==> flow/design.v <==
`timescale 1ns / 100ps
module Cordic(clk,rst,phase_step,xin,yin,xout,yout);
parameter IN_WIDTH	= 16; 
parameter EXTRA_BITS	= 6; 
localparam WI			= IN_WIDTH;
localparam WXY			= IN_WIDTH+EXTRA_BITS; 
localparam STG			= WXY; 
input clk;
input rst; 
input signed  [31:0]    phase_step; 
input signed  [WI-1:0]  xin,yin;
output signed [WXY-1:0] xout,yout;
wire signed [31:0] atan_table [0:31];
                 assign atan_table[00] = 32'b0010_0000_0000_0000_0000_0000_0000_0000;
						assign atan_table[01] = 32'b0001_0010_1110_0100_0000_0101_0001_1110;
						assign atan_table[02] = 32'b0000_1001_1111_1011_0011_1000_0101_1011;
						assign atan_table[03] = 32'b0000_0101_0001_0001_0001_0001_1101_0100;
						assign atan_table[04] = 32'b0000_0010_1000_1011_0000_1101_0100_0011;
						assign atan_table[05] = 32'b0000_0001_0100_0101_1101_0111_1110_0001;
						assign atan_table[06] = 32'b0000_0000_1010_0010_1111_0110_0001_1110;
						assign atan_table[07] = 32'b0000_0000_0101_0001_0111_1100_0101_0101;
						assign atan_table[08] = 32'b0000_0000_0010_1000_1011_1110_0101_0011;
						assign atan_table[09] = 32'b0000_0000_0001_0100_0101_1111_0010_1111;
						assign atan_table[10] = 32'b0000_0000_0000_1010_0010_1111_1001_1000;
						assign atan_table[11] = 32'b0000_0000_0000_0101_0001_0111_1100_1100;
						assign atan_table[12] = 32'b0000_0000_0000_0010_1000_1011_1110_0110;
						assign atan_table[13] = 32'b0000_0000_0000_0001_0100_0101_1111_0011;
						assign atan_table[14] = 32'b0000_0000_0000_0000_1010_0010_1111_1010;
						assign atan_table[15] = 32'b0000_0000_0000_0000_0101_0001_0111_1101;
						assign atan_table[16] = 32'b0000_0000_0000_0000_0010_1000_1011_1110;
						assign atan_table[17] = 32'b0000_0000_0000_0000_0001_0100_0101_1111;
						assign atan_table[18] = 32'b0000_0000_0000_0000_0000_1010_0011_0000;
						assign atan_table[19] = 32'b0000_0000_0000_0000_0000_0101_0001_1000;
						assign atan_table[20] = 32'b0000_0000_0000_0000_0000_0010_1000_1100;
						assign atan_table[21] = 32'b0000_0000_0000_0000_0000_0001_0100_0110;
						assign atan_table[22] = 32'b0000_0000_0000_0000_0000_0000_1010_0011;
						assign atan_table[23] = 32'b0000_0000_0000_0000_0000_0000_0101_0001;
						assign atan_table[24] = 32'b0000_0000_0000_0000_0000_0000_0010_1001;
						assign atan_table[25] = 32'b0000_0000_0000_0000_0000_0000_0001_0100;
						assign atan_table[26] = 32'b0000_0000_0000_0000_0000_0000_0000_1010;
						assign atan_table[27] = 32'b0000_0000_0000_0000_0000_0000_0000_0101;
						assign atan_table[28] = 32'b0000_0000_0000_0000_0000_0000_0000_0011;
						assign atan_table[29] = 32'b0000_0000_0000_0000_0000_0000_0000_0010;
						assign atan_table[30] = 32'b0000_0000_0000_0000_0000_0000_0000_0001;
						assign atan_table[31] = 32'b0000_0000_0000_0000_0000_0000_0000_0000;
reg signed [WXY-1:0] X [0:STG-1];
reg signed [WXY-1:0] Y [0:STG-1];
reg signed [31:0]    Z [0:STG-1]; 
reg [31:0] phase_acc;
wire [1:0]  quadrant = phase_acc [31:30]; 
wire signed [WI-1:0] nxin,nyin;
assign nxin = -xin;
assign nyin = -yin;
always @(posedge clk)
	begin
		case(quadrant)
			2'b00,2'b11: 
				begin  
					X[0] <= {xin[WI-1],xin}<<{EXTRA_BITS-1};
					Y[0] <= {yin[WI-1],yin}<<{EXTRA_BITS-1};
					Z[0] <= phase_acc ;
				end
			2'b01:
				begin
					X[0] <= {nyin[WI-1],nyin}<<{EXTRA_BITS-1};
					Y[0] <= {xin[WI-1],xin}<<{EXTRA_BITS-1};
					Z[0] <= {2'b00,phase_acc[29:0]}; 
				end
			2'b10:
				begin
					X[0] <= {yin[WI-1],yin}<<{EXTRA_BITS-1};
					Y[0] <= {nxin[WI-1],nxin}<<{EXTRA_BITS-1};
					Z[0] <= {2'b11,phase_acc[29:0]};
				end
			default:;
		endcase
		if(rst) phase_acc<=32'd0; else phase_acc<=phase_acc+phase_step;
	end
genvar i;
generate
	for(i=0;i<(STG-1);i=i+1)
	begin:ITERATION
	wire z_sign;
	wire signed [WXY-1:0] x_shr,y_shr;
	assign x_shr=X[i]>>>i;
	assign y_shr=Y[i]>>>i;
	assign z_sign=Z[i][31];
	always @ (posedge clk)
			begin
				X[i+1] <= z_sign?(X[i]+y_shr):(X[i]-y_shr);
				Y[i+1] <= z_sign?(Y[i]-x_shr):(Y[i]+x_shr);
				Z[i+1] <= z_sign?(Z[i]+atan_table[i]):(Z[i]-atan_table[i]);
				end
	end
endgenerate
assign xout	=	X[STG-1];
assign yout	=	Y[STG-1];
endmodule
--- tool output ---
=== Reports on Cordic ===
Each step is given for the RTL above and for the edited RTL.
"original" refers to lines of the RTL above, "edited" to lines of the edited file.
"change": "edited" minus "original" as printed here.
Cell names lack the library's common part.
A cell with n/a has no value.

* Top module: Cordic
* Clock input: clk
* Standard-cell library: sky130hd
* Corner: tt_025C_1v80

=== Edit of the RTL ===
The edit as a unified diff against the file above.
The edited RTL no longer does the same as the RTL above: the edit was made by script, with no optimisation intended.

<pre>
@@ -88,5 +88,5 @@
 	always @ (posedge clk)
 			begin
-				X[i+1] <= z_sign?(X[i]+y_shr):(X[i]-y_shr);
+				X[i+1] <= z_sign?(X[i]+y_shr):(X[i]+y_shr);
 				Y[i+1] <= z_sign?(Y[i]-x_shr):(Y[i]+x_shr);
 				Z[i+1] <= z_sign?(Z[i]+atan_table[i]):(Z[i]-atan_table[i]);
</pre>

=== Word-level counts ===
Source: Yosys, flattened and elaborated. Widths are those after wreduce; folded enables and synchronous resets count as part of the registers. Registers that Yosys merges into a memory's read port (data or address) are not register bits. Print and check cells do not count. Equal cells are merged and count once.

{| class="wikitable"
|+ Operators by class
! element !! original !! edited !! change
|-
| $add $sub $neg || 126 || 105 || -21
|-
| equal/unequal tests || 3 || 3 || 0
|-
| muxes and demuxes || 65 || 44 || -21
|-
| reductions and logical operators || 2 || 2 || 0
|}

{| class="wikitable"
|+ Operator list
! operator !! original !! edited !! change
|-
| 22-bit 2-to-1 mux || 42 || 21 || -21
|-
| 22-bit by 10-bit subtractor with 22-bit output || 2 || 1 || -1
|-
| 22-bit by 11-bit subtractor with 22-bit output || 2 || 1 || -1
|-
| 22-bit by 12-bit subtractor with 22-bit output || 2 || 1 || -1
|-
| 22-bit by 13-bit subtractor with 22-bit output || 2 || 1 || -1
|-
| 22-bit by 14-bit subtractor with 22-bit output || 2 || 1 || -1
|-
| 22-bit by 15-bit subtractor with 22-bit output || 2 || 1 || -1
|-
| 22-bit by 16-bit subtractor with 22-bit output || 2 || 1 || -1
|-
| 22-bit by 17-bit subtractor with 22-bit output || 2 || 1 || -1
|-
| 22-bit by 18-bit subtractor with 22-bit output || 2 || 1 || -1
|-
| 22-bit by 19-bit subtractor with 22-bit output || 2 || 1 || -1
|-
| 22-bit by 2-bit subtractor with 22-bit output || 2 || 1 || -1
|-
| 22-bit by 20-bit subtractor with 22-bit output || 2 || 1 || -1
|-
| 22-bit by 21-bit subtractor with 22-bit output || 2 || 1 || -1
|-
| 22-bit subtractor || 2 || 1 || -1
|-
| 22-bit by 3-bit subtractor with 22-bit output || 2 || 1 || -1
|-
| 22-bit by 4-bit subtractor with 22-bit output || 2 || 1 || -1
|-
| 22-bit by 5-bit subtractor with 22-bit output || 2 || 1 || -1
|-
| 22-bit by 6-bit subtractor with 22-bit output || 2 || 1 || -1
|-
| 22-bit by 7-bit subtractor with 22-bit output || 2 || 1 || -1
|-
| 22-bit by 8-bit subtractor with 22-bit output || 2 || 1 || -1
|-
| 22-bit by 9-bit subtractor with 22-bit output || 2 || 1 || -1
|}

Operator kinds equal on both sides are left out: 70.

{| class="wikitable"
|+ Storage and ports
! element !! original !! edited !! change
|-
| register bits after elaboration || 1672 || 1672 || 0
|-
| input port bits || 66 || 66 || 0
|-
| elaborated cells || 262 || 220 || -42
|}

=== Longest topological paths ===
Depth = most cells in a row (Yosys ltp): at word level without a register or memory, in the mapped netlist without a sequential cell, where the memories' decode and read muxes count.

{| class="wikitable"
|+ Logic depth
! element !! original !! edited !! change
|-
| depth after elaboration || 3 || 3 || 0
|-
| ABC_AREA || 0 || 0 || n/a
|-
| depth in mapped cells || 20 || 19 || -1
|-
| gate-level depth less buffers || 19 || 19 || 0
|}

=== Synthesis result ===
Yosys stat after the flow's synthesis: flattened, memories mapped to cells. It holds for the ABC_AREA given above (unset counts as 0); a run with the other value may have another netlist.

{| class="wikitable"
|+ Cell types
! cell !! original !! edited !! change
|-
| a21oi_1 || 1338 || 1043 || -295
|-
| xor2_1 || 516 || 295 || -221
|-
| ha_1 || 1596 || 1478 || -118
|-
| a21o_1 || 623 || 512 || -111
|-
| inv_1 || 645 || 571 || -74
|-
| o21ai_1 || 80 || 15 || -65
|-
| clkbuf_1 || 161 || 98 || -63
|-
| nand2_1 || 588 || 534 || -54
|-
| nand2b_1 || 199 || 149 || -50
|-
| o21bai_1 || 194 || 146 || -48
|-
| nor2_1 || 930 || 977 || +47
|-
| mux2_2 || 50 || 6 || -44
|-
| nor3_1 || 303 || 338 || +35
|-
| o31ai_1 || 51 || 83 || +32
|-
| nand3_1 || 208 || 239 || +31
|-
| and2_1 || 44 || 75 || +31
|-
| or3_1 || 73 || 103 || +30
|-
| a211oi_1 || 97 || 125 || +28
|}

Cell types equal on both sides are left out: 7.
The list need not be complete.

{| class="wikitable"
|+ Synthesis totals
! element !! original !! edited !! change
|-
| standard cells after synthesis || 12578 || 11655 || -923
|-
| synthesis area (sq um) || 110134.4 || 103296.6 || -6837.8
|-
| area of sequential cells (sq um) || 31990.7 || 31990.7 || 0.0
|-
| mapped flip-flops || 1598 || 1598 || 0
|-
| buffers || 177 || 114 || -63
|}

=== Path before layout ===
OpenSTA on the mapped netlist: ideal clock, no wires. The path of least setup slack (recovery checks aside). Input and output delay are each 20% of the period. Register names are those of the netlist, which keeps one name where synthesis merged equal registers.

{| class="wikitable"
|+ Timing path after synthesis
! element !! original !! edited !! change
|-
| kind || register to register || register to register || n/a
|-
| start || register Z[17][31] || register Z[12][31] || n/a
|-
| end || register X[18][20] || register Z[13][25] || n/a
|-
| clock period (ns) || 5.0 || 5.0 || 0.0
|-
| time at the first pin (ns) || 0.000 || 0.000 || 0.000
|-
| arrival (ns) || 4.121 || 3.903 || -0.218
|-
| required time (ns) || 4.928 || 4.928 || 0.000
|-
| slack (ns) || 0.807 || 1.025 || +0.218
|-
| path delay (ns) || 4.193 || 3.975 || -0.218
|-
| stages || 17 || 15 || -2
|-
| buffers on the path || 2 || 2 || 0
|-
| period reached after synthesis (ns) || 4.193 || 3.975 || -0.218
|}

"path delay" = arrival - input delay + setup time.
"stages" counts driving pins, that of a launching flip-flop among them; a cell with two outputs on the path counts twice.
"period reached after synthesis" = period - worst setup slack (recovery checks aside). The figure is calculated, with input and output delays left at 20% of the set period.
Between the ends stands the longest chain of elaborated cells between them, by number of cells; it is not shown to be the way that was timed. Of several equally long chains one is given.
Each line given opens the expression or statement behind the cell; cells for indexed reads and writes are added by Yosys, which also makes memories of some case tables.

Between the ends, after synthesis, original:
* Path through: dfxtp_1 -> clkbuf_1 -> inv_1 -> clkbuf_1 -> nor2_1 -> a21oi_1 -> ha_1 -> a21o_1 -> a21o_1 -> a21o_1 -> o311ai_2 -> a21oi_1 -> o31a_1 -> a311o_1 -> a31o_1 -> a21oi_1 -> xnor2_1
* Length of the longest elaborated chain: 1
* Elaborated cells on any way between the ends: 1
* RTL lines with such cells: 1
* Classes of those cells: mux: 1

{| class="wikitable"
|+ Ends and longest elaborated chain, after synthesis, original
! element !! RTL line !! source
|-
| from (decl) || 48 || <nowiki>reg signed [31:0]    Z [0:STG-1];</nowiki>
|-
| from (assign) || 92 || <nowiki>Z[i+1] <= z_sign?(Z[i]+atan_table[i]):(Z[i]-atan_table[i]);</nowiki>
|-
| 22-bit 2-to-1 mux || 90 || <nowiki>X[i+1] <= z_sign?(X[i]+y_shr):(X[i]-y_shr);</nowiki>
|-
| to (assign) || 90 ||
|-
| to (decl) || 46 || <nowiki>reg signed [WXY-1:0] X [0:STG-1];</nowiki>
|}

Between the ends, after synthesis, edited:
* Path through: dfxtp_1 -> buf_1 -> clkbuf_1 -> inv_1 -> ha_1 -> nor2b_1 -> o31a_1 -> o211ai_1 -> a211oi_1 -> o41ai_1 -> a31oi_1 -> o2111ai_1 -> nand2_1 -> a31oi_1 -> xnor2_1
* Length of the longest elaborated chain: 1
* Elaborated cells on any way between the ends: 1
* RTL lines with such cells: 1
* Classes of those cells: mux: 1

{| class="wikitable"
|+ Ends and longest elaborated chain, after synthesis, edited
! element !! RTL line !! source
|-
| from (decl) || 48 || <nowiki>reg signed [31:0]    Z [0:STG-1];</nowiki>
|-
| from (assign) || 92 || <nowiki>Z[i+1] <= z_sign?(Z[i]+atan_table[i]):(Z[i]-atan_table[i]);</nowiki>
|-
| 32-bit 2-to-1 mux || 92 ||
|-
| to (assign) || 92 ||
|-
| to (decl) || 48 ||
|}

=== Path in the finished layout ===
From the final timing report of the runs of pair A: the path of least setup slack in the routed layout; clock arrival at registers is part of the times.

{| class="wikitable"
|+ Timing path after layout
! element !! original !! edited !! change
|-
| kind || register to register || register to register || n/a
|-
| start || register Y[11][11] || register X[18][21] || n/a
|-
| end || register X[12][20] || register Y[19][20] || n/a
|-
| clock period (ns) || 4.28 || 4.28 || 0.00
|-
| time at the first pin (ns) || 0.88 || 0.83 || -0.05
|-
| arrival (ns) || 4.84 || 4.70 || -0.14
|-
| required time (ns) || 5.04 || 4.99 || -0.05
|-
| slack (ns) || 0.19 || 0.30 || +0.11
|-
| stages || 15 || 14 || -1
|-
| buffers on the path || 0 || 0 || 0
|}

Between the ends stands the longest chain of elaborated cells between them, by number of cells; it is not shown to be the way that was timed. Of several equally long chains one is given.

Between the ends, after layout, original:
* Path through: dfxtp_1 -> inv_1 -> ha_1 -> mux2_2 -> fa_1 -> a211oi_1 -> o21ai_1 -> a31oi_1 -> a2bb2oi_2 -> a21oi_1 -> a41o_1 -> or4_1 -> a31o_1 -> a21oi_1 -> xnor2_1
* Length of the longest elaborated chain: 2
* Elaborated cells on any way between the ends: 3
* RTL lines with such cells: 1
* Classes of those cells: add/sub: 2; mux: 1

{| class="wikitable"
|+ Ends and longest elaborated chain, after layout, original
! element !! RTL line !! source
|-
| from (decl) || 47 || <nowiki>reg signed [WXY-1:0] Y [0:STG-1];</nowiki>
|-
| from (assign) || 91 || <nowiki>Y[i+1] <= z_sign?(Y[i]-x_shr):(Y[i]+x_shr);</nowiki>
|-
| 22-bit by 11-bit subtractor with 22-bit output || 90 || <nowiki>X[i+1] <= z_sign?(X[i]+y_shr):(X[i]-y_shr);</nowiki>
|-
| 22-bit 2-to-1 mux || 90 ||
|-
| to (assign) || 90 ||
|-
| to (decl) || 46 || <nowiki>reg signed [WXY-1:0] X [0:STG-1];</nowiki>
|}

Between the ends, after layout, edited:
* Path through: dfxtp_1 -> inv_1 -> nand4_1 -> ha_1 -> inv_1 -> o21ai_0 -> ha_1 -> o21a_1 -> o41ai_2 -> o21ai_0 -> o211ai_1 -> a21boi_0 -> o21a_1 -> o311ai_0
* Length of the longest elaborated chain: 2
* Elaborated cells on any way between the ends: 3
* RTL lines with such cells: 1
* Classes of those cells: add/sub: 2; mux: 1

{| class="wikitable"
|+ Ends and longest elaborated chain, after layout, edited
! element !! RTL line !! source
|-
| from (decl) || 46 || <nowiki>reg signed [WXY-1:0] X [0:STG-1];</nowiki>
|-
| from (assign) || 90 || <nowiki>X[i+1] <= z_sign?(X[i]+y_shr):(X[i]+y_shr);</nowiki>
|-
| 22-bit by 4-bit adder with 22-bit output || 91 || <nowiki>Y[i+1] <= z_sign?(Y[i]-x_shr):(Y[i]+x_shr);</nowiki>
|-
| 22-bit 2-to-1 mux || 91 ||
|-
| to (assign) || 91 ||
|-
| to (decl) || 47 || <nowiki>reg signed [WXY-1:0] Y [0:STG-1];</nowiki>
|}

=== Flow runs ===
Both versions went through the flow (Yosys, OpenROAD) with the same settings in each pair. Constraints: input delay and output delay 20% of the set period each, output load 0.01 pF.

Settings, pair A:
* CORE_UTILIZATION: 40
* period_ns: 4.28
* CAP_MARGIN: 20
* CORE_MARGIN: 2
* SLEW_MARGIN: 20

{| class="wikitable"
|+ Results, pair A
! element !! original !! edited !! change
|-
| cell area after synthesis (sq um) || 110134.4 || 103296.6 || -6837.8
|-
| area of the die (sq um) || 279550.0 || 262323.0 || -17227.0
|-
| standard-cell area after routing (sq um) || 122958.0 || 115687.0 || -7271.0
|-
| utilization after routing || 0.449 || 0.45 || +0.001
|-
| lowest setup slack (ns) || 0.192 || 0.296 || +0.104
|}

Settings, pair B:
* CELL_PAD_IN_SITES_DETAIL_PLACEMENT: 1
* CORE_ASPECT_RATIO: 0.65
* CORE_UTILIZATION: 43
* CTS_CLUSTER_SIZE: 12
* GPL_ROUTABILITY_DRIVEN: 1
* MAX_ROUTING_LAYER: met4
* PLACE_DENSITY_LB_ADDON: 0.27
* TNS_END_PERCENT: 10
* period_ns: 6.28
* CAP_MARGIN: 20
* CORE_MARGIN: 2
* SLEW_MARGIN: 20

{| class="wikitable"
|+ Results, pair B
! element !! original !! edited !! change
|-
| cell area after synthesis (sq um) || 110134.4 || 103296.6 || -6837.8
|-
| area of the die (sq um) || 260283.0 || 244253.0 || -16030.0
|-
| standard-cell area after routing (sq um) || 120907.0 || 113464.0 || -7443.0
|-
| utilization after routing || 0.476 || 0.474 || -0.002
|-
| lowest setup slack (ns) || 1.369 || 0.837 || -0.532
|}
--- end ---
